==> flow/design.v <==
module dff(out_a, in_a, clk);
	parameter bitwidth = 8;
	input signed[bitwidth - 1:0]in_a;
	input clk;
	output signed[bitwidth - 1:0]out_a;
	reg signed[bitwidth - 1:0]out_a;
	always@(posedge clk)
		out_a <= in_a;
 endmodule
module mul(out, in_c, in_a);
	input signed[7:0] in_a, in_c;
	output signed[13:0] out;
	wire signed[15:0]sum;
	assign sum = in_a * in_c;
	assign out = sum[15:2];
endmodule
module adder(sum, a, b, c, d);
	parameter bitwidth = 14;
	input signed[bitwidth - 1:0]a, b, c, d;
	output signed[bitwidth + 1:0]sum;
	assign sum = a + b + c + d;
endmodule
module total_fir(total_out, x_in, clk);
	input clk;
	input signed[7:0]x_in;
	output signed[15:0]total_out;
	wire signed[7:0]c0 = 8'b0_0010001;
	wire signed[7:0]c1 = 8'b1_1010111;
	wire signed[7:0]c2 = 8'b0_0011000;
	wire signed[7:0]c3 = 8'b1_1000110;
	wire signed[7:0]c4 = 8'b1_0001100;
	wire signed[7:0]c5 = 8'b0_1010110;
	wire signed[7:0]c6 = 8'b1_0011010;
	wire signed[7:0]c7 = 8'b0_0111010;
	wire signed[7:0]c8 = 8'b1_1110000;
	wire signed[7:0]c9 = 8'b0_1111111;
	wire signed[7:0]c10 = 8'b0_0001111;
	wire signed[7:0]c11 = 8'b1_1110111;
	wire signed[7:0]c12 = 8'b1_1101011;
	wire signed[7:0]c13 = 8'b1_0110110;
	wire signed[7:0]c14 = 8'b1_0111100;
	wire signed[7:0]c15 = 8'b1_1010000;
	wire signed[7:0]in_a;
	wire signed[7:0]d1_eigh_out, d2_eigh_out, d3_eigh_out, d4_eigh_out, d5_eigh_out, d6_eigh_out,
					d7_eigh_out, d8_eigh_out, d9_eigh_out, d10_eigh_out, d11_eigh_out, d12_eigh_out,
					d13_eigh_out, d14_eigh_out, d15_eigh_out, d16_eigh_out;
	wire signed[13:0]m1_out, m2_out, m3_out, m4_out, m5_out, m6_out, m7_out, m8_out, m9_out, m10_out,
					m11_out, m12_out, m13_out, m14_out, m15_out, m16_out; 
	wire signed[13:0]d1_fort_out, d2_fort_out, d3_fort_out,  d4_fort_out, d5_fort_out, d6_fort_out,
					d7_fort_out, d8_fort_out, d9_fort_out, d10_fort_out, d11_fort_out, d12_fort_out,
					d13_fort_out, d14_fort_out, d15_fort_out, d16_fort_out;
	wire signed[15:0]a1_out, a2_out, a3_out, a4_out;
	wire signed[15:0]d1_sixt_out, d2_sixt_out, d3_sixt_out, d4_sixt_out;
	wire signed[17:0]total_tmp, a5_out;
	assign in_a = x_in;
	dff #(8) dff_1_eigh( .out_a(d1_eigh_out), .in_a(in_a), .clk(clk) );
	mul mul_1( .out(m1_out), .in_c(c15), .in_a(d1_eigh_out) );
	dff #(14) dff_1_fort( .out_a(d1_fort_out), .in_a(m1_out), .clk(clk) );
	dff #(8) dff_2_eigh( .out_a(d2_eigh_out), .in_a(d1_eigh_out), .clk(clk) );
	mul mul_2( .out(m2_out), .in_c(c14), .in_a(d2_eigh_out) );
	dff #(14) dff_2_fort( .out_a(d2_fort_out), .in_a(m2_out), .clk(clk) );
	dff #(8) dff_3_eigh( .out_a(d3_eigh_out), .in_a(d2_eigh_out), .clk(clk) );
	mul mul_3( .out(m3_out), .in_c(c13), .in_a(d3_eigh_out) );
	dff #(14) dff_3_fort( .out_a(d3_fort_out), .in_a(m3_out), .clk(clk) );
	dff #(8) dff_4_eigh( .out_a(d4_eigh_out), .in_a(d3_eigh_out), .clk(clk) );
	mul mul_4( .out(m4_out), .in_c(c12), .in_a(d4_eigh_out) );
	dff #(14) dff_4_fort( .out_a(d4_fort_out), .in_a(m4_out), .clk(clk) );
	adder #(14) adder_1( .sum(a1_out), .a(d1_fort_out), .b(d2_fort_out), .c(d3_fort_out), .d(d4_fort_out) );
	dff #(16) dff_1_sixt( .out_a(d1_sixt_out), .in_a(a1_out), .clk(clk) );
	dff #(8) dff_5_eigh( .out_a(d5_eigh_out), .in_a(d4_eigh_out), .clk(clk) );
	mul mul_5( .out(m5_out), .in_c(c11), .in_a(d5_eigh_out) );
	dff #(14) dff_5_fort( .out_a(d5_fort_out), .in_a(m5_out), .clk(clk) );
	dff #(8) dff_6_eigh( .out_a(d6_eigh_out), .in_a(d5_eigh_out), .clk(clk) );
	mul mul_6( .out(m6_out), .in_c(c10), .in_a(d6_eigh_out) );
	dff #(14) dff_6_fort( .out_a(d6_fort_out), .in_a(m6_out), .clk(clk) );
	dff #(8) dff_7_eigh( .out_a(d7_eigh_out), .in_a(d6_eigh_out), .clk(clk) );
	mul mul_7( .out(m7_out), .in_c(c9), .in_a(d7_eigh_out) );
	dff #(14) dff_7_fort( .out_a(d7_fort_out), .in_a(m7_out), .clk(clk) );
	dff #(8) dff_8_eigh( .out_a(d8_eigh_out), .in_a(d7_eigh_out), .clk(clk) );
	mul mul_8( .out(m8_out), .in_c(c8), .in_a(d8_eigh_out) );
	dff #(14) dff_8_fort( .out_a(d8_fort_out), .in_a(m8_out), .clk(clk) );
	adder #(14) adder_2( .sum(a2_out), .a(d5_fort_out), .b(d6_fort_out), .c(d7_fort_out), .d(d8_fort_out) );
	dff #(16) dff_2_sixt( .out_a(d2_sixt_out), .in_a(a2_out), .clk(clk) );
	dff #(8) dff_9_eigh( .out_a(d9_eigh_out), .in_a(d8_eigh_out), .clk(clk) );
	mul mul_9( .out(m9_out), .in_c(c7), .in_a(d9_eigh_out) );
	dff #(14) dff_9_fort( .out_a(d9_fort_out), .in_a(m9_out), .clk(clk) );
	dff #(8) dff_10_eigh( .out_a(d10_eigh_out), .in_a(d9_eigh_out), .clk(clk) );
	mul mul_10( .out(m10_out), .in_c(c6), .in_a(d10_eigh_out) );
	dff #(14) dff_10_fort( .out_a(d10_fort_out), .in_a(m10_out), .clk(clk) );
	dff #(8) dff_11_eigh( .out_a(d11_eigh_out), .in_a(d10_eigh_out), .clk(clk) );
	mul mul_11( .out(m11_out), .in_c(c5), .in_a(d11_eigh_out) );
	dff #(14) dff_11_fort( .out_a(d11_fort_out), .in_a(m11_out), .clk(clk) );
	dff #(8) dff_12_eigh( .out_a(d12_eigh_out), .in_a(d11_eigh_out), .clk(clk) );
	mul mul_12( .out(m12_out), .in_c(c4), .in_a(d12_eigh_out) );
	dff #(14) dff_12_fort( .out_a(d12_fort_out), .in_a(m12_out), .clk(clk) );
	adder #(14) adder_3( .sum(a3_out), .a(d9_fort_out), .b(d10_fort_out), .c(d11_fort_out), .d(d12_fort_out) );
	dff #(16) dff_3_sixt( .out_a(d3_sixt_out), .in_a(a3_out), .clk(clk) );
	dff #(8) dff_13_eigh( .out_a(d13_eigh_out), .in_a(d12_eigh_out), .clk(clk) );
	mul mul_13( .out(m13_out), .in_c(c3), .in_a(d13_eigh_out) );
	dff #(14) dff_13_fort( .out_a(d13_fort_out), .in_a(m13_out), .clk(clk) );
	dff #(8) dff_14_eigh( .out_a(d14_eigh_out), .in_a(d13_eigh_out), .clk(clk) );
	mul mul_14( .out(m14_out), .in_c(c2), .in_a(d14_eigh_out) );
	dff #(14) dff_14_fort( .out_a(d14_fort_out), .in_a(m14_out), .clk(clk) );
	dff #(8) dff_15_eigh( .out_a(d15_eigh_out), .in_a(d14_eigh_out), .clk(clk) );
	mul mul_15( .out(m15_out), .in_c(c1), .in_a(d15_eigh_out) );
	dff #(14) dff_15_fort( .out_a(d15_fort_out), .in_a(m15_out), .clk(clk) );
	dff #(8) dff_16_eigh( .out_a(d16_eigh_out), .in_a(d15_eigh_out), .clk(clk) );
	mul mul_16( .out(m16_out), .in_c(c0), .in_a(d16_eigh_out) );
	dff #(14) dff_16_fort( .out_a(d16_fort_out), .in_a(m16_out), .clk(clk) );
	adder #(14) adder_4( .sum(a4_out), .a(d13_fort_out), .b(d14_fort_out), .c(d15_fort_out), .d(d16_fort_out) );
	dff #(16) dff_4_sixt( .out_a(d4_sixt_out), .in_a(a4_out), .clk(clk) );
	adder #(16) adder_5( .sum(a5_out), .a(d1_sixt_out), .b(d2_sixt_out), .c(d3_sixt_out), .d(d4_sixt_out) );
	dff #(18) dff_eighteen( .out_a(total_tmp), .in_a(a5_out), .clk(clk) );
	assign total_out = total_tmp[17:2];
endmodule
## From RTL to reports: total_fir

Tool output for the design above, in the order of the flow.
Line numbers count from 1 in the design file above.
Operators: Yosys type, input widths -> output width; for muxes data width and select width s.
Cell names lack the library's common part.
A cell with - has no value.

| set-up | value |
|---|---|
| top | total_fir |
| clock input | clk |
| library | sky130hd |
| corner | tt_025C_1v80 |

## Elaborated design

Counts by Yosys on the flattened word-level netlist (proc, flatten, opt, wreduce; memories kept). Register bits leave out memories and registers merged into their read ports (data or address); mux counts leave out enables and synchronous resets folded into registers. Print and check cells are left out. Cells with the same type and inputs are merged into one.

| bit counts | value |
|---|---|
| bits in registers | 416 |
| output and inout port bits | 16 |
| word-level cells | 68 |

| cells by class | value |
|---|---|
| add/sub/neg operators | 16 |
| $mul | 15 |

Operator list:

| operator | count |
|---|---|
| $mul 8x6->14 const B | 6 |
| $mul 8x7->15 const B | 4 |
| $mul 8x5->13 const B | 2 |
| $mul 8x8->16 const B | 1 |
| $add 16x14->16 | 5 |
| $mul 8x3->11 const B | 2 |
| $add 18x16->18 | 2 |
| $add 16x12->16 | 2 |
| $add 13x14->15 | 2 |
| $add 16x16->17 | 1 |
| $add 15x13->16 | 1 |
| $add 14x14->15 | 1 |
| $add 11x11->12 | 1 |
| $neg 8->12 | 1 |

## Longest topological paths

Longest topological path by Yosys (ltp), each cell counted once; first at word level (registers and memories cut), then after technology mapping (sequential cells cut; the memories' decode and read muxes count).

| logic depth | value |
|---|---|
| depth in word-level cells | 3 |
| ABC_AREA | 1 |
| gate-level depth with buffers | 21 |
| mapped depth without buffers | 21 |

## Synthesis result

Yosys stat after the flow's synthesis: flattened, memories mapped to cells. It holds for the ABC_AREA given above (unset counts as 0); a run with the other value may have another netlist.

| synthesis totals | value |
|---|---|
| cell count | 3725 |
| cell area after synthesis | 32242.2 sq um |
| area of sequential cells | 8067.7 sq um |
| mapped flip-flops | 403 |
| buffers | 2 |

Cell types:

| cell type | count |
|---|---|
| dfxtp_1 | 403 |
| ha_1 | 576 |
| fa_1 | 279 |
| inv_1 | 836 |
| nand2_1 | 671 |
| xor2_1 | 153 |
| a21oi_1 | 191 |
| nand3_1 | 168 |
| nor2_1 | 151 |
| xnor2_1 | 41 |
| o21ai_0 | 61 |
| nand4_1 | 37 |
| o21bai_1 | 23 |
| a21o_1 | 18 |
| a31oi_1 | 20 |
| nand3b_1 | 14 |
| o21ai_2 | 11 |
| nand2_2 | 15 |

Not listed: further types 20, cells in them 57.

## Timing after synthesis

Source: OpenSTA report_checks on the synthesized netlist (no wires, ideal clock, input and output delay 20% of the period each), path of least setup slack; recovery checks are left aside. Register names are those of the netlist, which keeps one name where synthesis merged equal registers.

| timing after synthesis | value |
|---|---|
| path type | register to register |
| start | register dff_7_eigh.out_a[7] |
| end | register dff_7_fort.out_a[10] |
| period | 5000 ps |
| launch time at the first pin | 0 ps |
| arrival | 3827 ps |
| data required time | 4888 ps |
| slack | 1061 ps |
| delay of the path | 3939 ps |
| stages on the path | 18 |
| buffers on the path | 1 |
| period reached after synthesis | 3939 ps |

"delay of the path" is the arrival time less input delay plus setup time.
"stages on the path": output pins that drive a net of the path, with the launching flip-flop's if there is one; two outputs of one cell count as two.
"period reached after synthesis" is the clock period less the worst setup slack; recovery checks do not enter. This is arithmetic on one report: input and output delays are still those of the set period (20% each).
Between the ends stands the longest chain of elaborated cells between them, by number of cells; it is not shown to be the way that was timed. Of several equally long chains one is given.
A line is the first line of the expression or statement that the cell stems from. Yosys adds cells for indexed reads and writes and turns some case tables into memories.

| between the ends, after synthesis | value |
|---|---|
| path through | dfxtp_1 buf_6 inv_1 fa_1 inv_1 fa_1 fa_1 inv_1 fa_1 inv_1 ha_1 a21oi_1 o21a_1 nand2_1 nand2_1 nand2_1 nand2_1 nand2_1 |
| length of the longest elaborated chain | 1 |
| elaborated cells on any way between the ends | 1 |
| RTL lines with such cells | 1 |

RTL lines, path after synthesis:

| what | RTL line | source |
|---|---|---|
| start, declared | 5 | `output signed[bitwidth - 1:0]out_a;` |
| start, assigned | 8 | `out_a <= in_a;` |
| $mul 8x8->16 | 14 | `assign sum = in_a * in_c;` |
| end, assigned | 8 |  |
| end, declared | 5 |  |

## Path in the finished layout

Path of least setup slack in the final report of run 1 (OpenROAD, finished layout, wires in). Where an end is a register, its clock arrival counts in the times.
The report prints the path's times to 10 ps; the period is as set.

| timing after layout | value |
|---|---|
| path type | register to register |
| start | register dff_7_eigh.out_a[6] |
| end | register dff_7_fort.out_a[9] |
| period | 2870 ps |
| launch time at the first pin | 590 ps |
| arrival | 4220 ps |
| data required time | 3390 ps |
| slack | -830 ps |
| stages on the path | 16 |
| buffers on the path | 1 |

Between the ends stands the longest chain of elaborated cells between them, by number of cells; it is not shown to be the way that was timed. Of several equally long chains one is given.

| between the ends, after layout | value |
|---|---|
| path through | dfxtp_4 inv_4 fa_1 inv_2 fa_1 fa_1 inv_2 fa_1 inv_2 ha_4 a21oi_4 nor2_1 nor2_1 nand2_2 buf_4 xor2_2 |
| length of the longest elaborated chain | 1 |
| elaborated cells on any way between the ends | 1 |
| RTL lines with such cells | 1 |

RTL lines, path after layout:

| what | RTL line | source |
|---|---|---|
| start, declared | 5 | `output signed[bitwidth - 1:0]out_a;` |
| start, assigned | 8 | `out_a <= in_a;` |
| $mul 8x8->16 | 14 | `assign sum = in_a * in_c;` |
| end, assigned | 8 |  |
| end, declared | 5 |  |

FLOW RESULTS
============

Stored flow runs of total_fir (6 of them; Yosys, OpenROAD, sky130hd). They differ in their settings and are not a sequence. Constraints: input delay and output delay 20% of the set period each, output load 0.01 pF.
By "period achieved" is meant the clock period of the run minus its worst setup slack. This is arithmetic on one report: input and output delays are still those of the set period (20% each).
By "critical path time" is meant the share of the clock period that the worst setup path is allowed (20% is reserved at inputs, 20% at outputs), minus its slack. Clock arrival times at its registers enter into it.
"critical path time" is known to 10 ps.
Among the settings, -- means not set for that run.

| run name | ABC_AREA | CAP_MARGIN | CELL_PAD_IN_SITES_GLOBAL_PLACEMENT | CORE_UTILIZATION | CTS_CLUSTER_DIAMETER | CTS_CLUSTER_SIZE | GPL_ROUTABILITY_DRIVEN | GPL_TIMING_DRIVEN | HOLD_SLACK_MARGIN | MAX_ROUTING_LAYER | MIN_ROUTING_LAYER | PLACE_DENSITY_LB_ADDON | SETUP_SLACK_MARGIN | TNS_END_PERCENT | period_ns | CORE_MARGIN | SLEW_MARGIN | CORE_ASPECT_RATIO | PLACE_DENSITY | CELL_PAD_IN_SITES_DETAIL_PLACEMENT | utilization (%) | lowest setup slack (ps) | period achieved (ps) | worst hold slack (ps) | area of the standard cells in the finished layout (sq um) | critical path time (ps) | critical path type | cell area after synthesis (sq um) | overall die area (sq um) | total negative slack (ps) |
|---|---|---|---|---|---|---|---|---|---|---|---|---|---|---|---|---|---|---|---|---|---|---|---|---|---|---|---|---|---|---|
| run 1 | 1 | 35 | 1 | 18 | 161 | 87 | 1 | 0 | 0.05 | met4 | met2 | 0.03 | 0.45 | 60 | 2.87 | 2 | 20 | -- | -- | -- | 26.1 | -826 | 3696 | 362 | 46484.6 | 3700 | register to register | 32242.2 | 182525.0 | -28534 |
| run 2 | 1 | 20 | -- | 58 | -- | -- | 0 | 1 | -- | -- | met2 | -- | -0.15 | -- | 3.83 | 4 | 40 | 0.9 | 0.45 | -- | 64.5 | 113 | 3717 | 357 | 35210.0 | 3720 | register to register | 32242.2 | 59431.6 | 0 |
| run 3 | -- | 20 | 1 | 40 | 359 | 90 | 1 | 0 | -0.07 | -- | met1 | 0.13 | 1.26 | 25 | 5.0 | 2 | 20 | 1.95 | -- | 2 | 46.4 | 939 | 4061 | 324 | 35416.5 | 4060 | register to register | 30717.0 | 79149.9 | 0 |
| run 4 | -- | 20 | 1 | 40 | -- | 90 | 1 | 0 | -0.07 | -- | met2 | 0.13 | -- | 25 | 5.0 | 2 | 20 | 1.95 | -- | 2 | 44.1 | 265 | 4735 | 364 | 33724.8 | 4730 | register to register | 30717.0 | 79149.9 | 0 |
| run 5 | -- | 20 | 3 | 40 | 362 | 90 | 1 | 1 | -0.07 | -- | met1 | 0.13 | 1.26 | 25 | 5.0 | 2 | 20 | 1.18 | -- | 2 | 46.1 | 1032 | 3968 | 291 | 35067.4 | 3970 | register to register | 30717.0 | 79033.5 | 0 |
| run 6 | -- | 20 | -- | 40 | -- | -- | -- | -- | -- | -- | -- | -- | -- | -- | 4.42 | 2 | 20 | -- | -- | -- | 44.9 | 255 | 4165 | 373 | 34107.7 | 4160 | register to register | 30717.0 | 79025.6 | 0 |
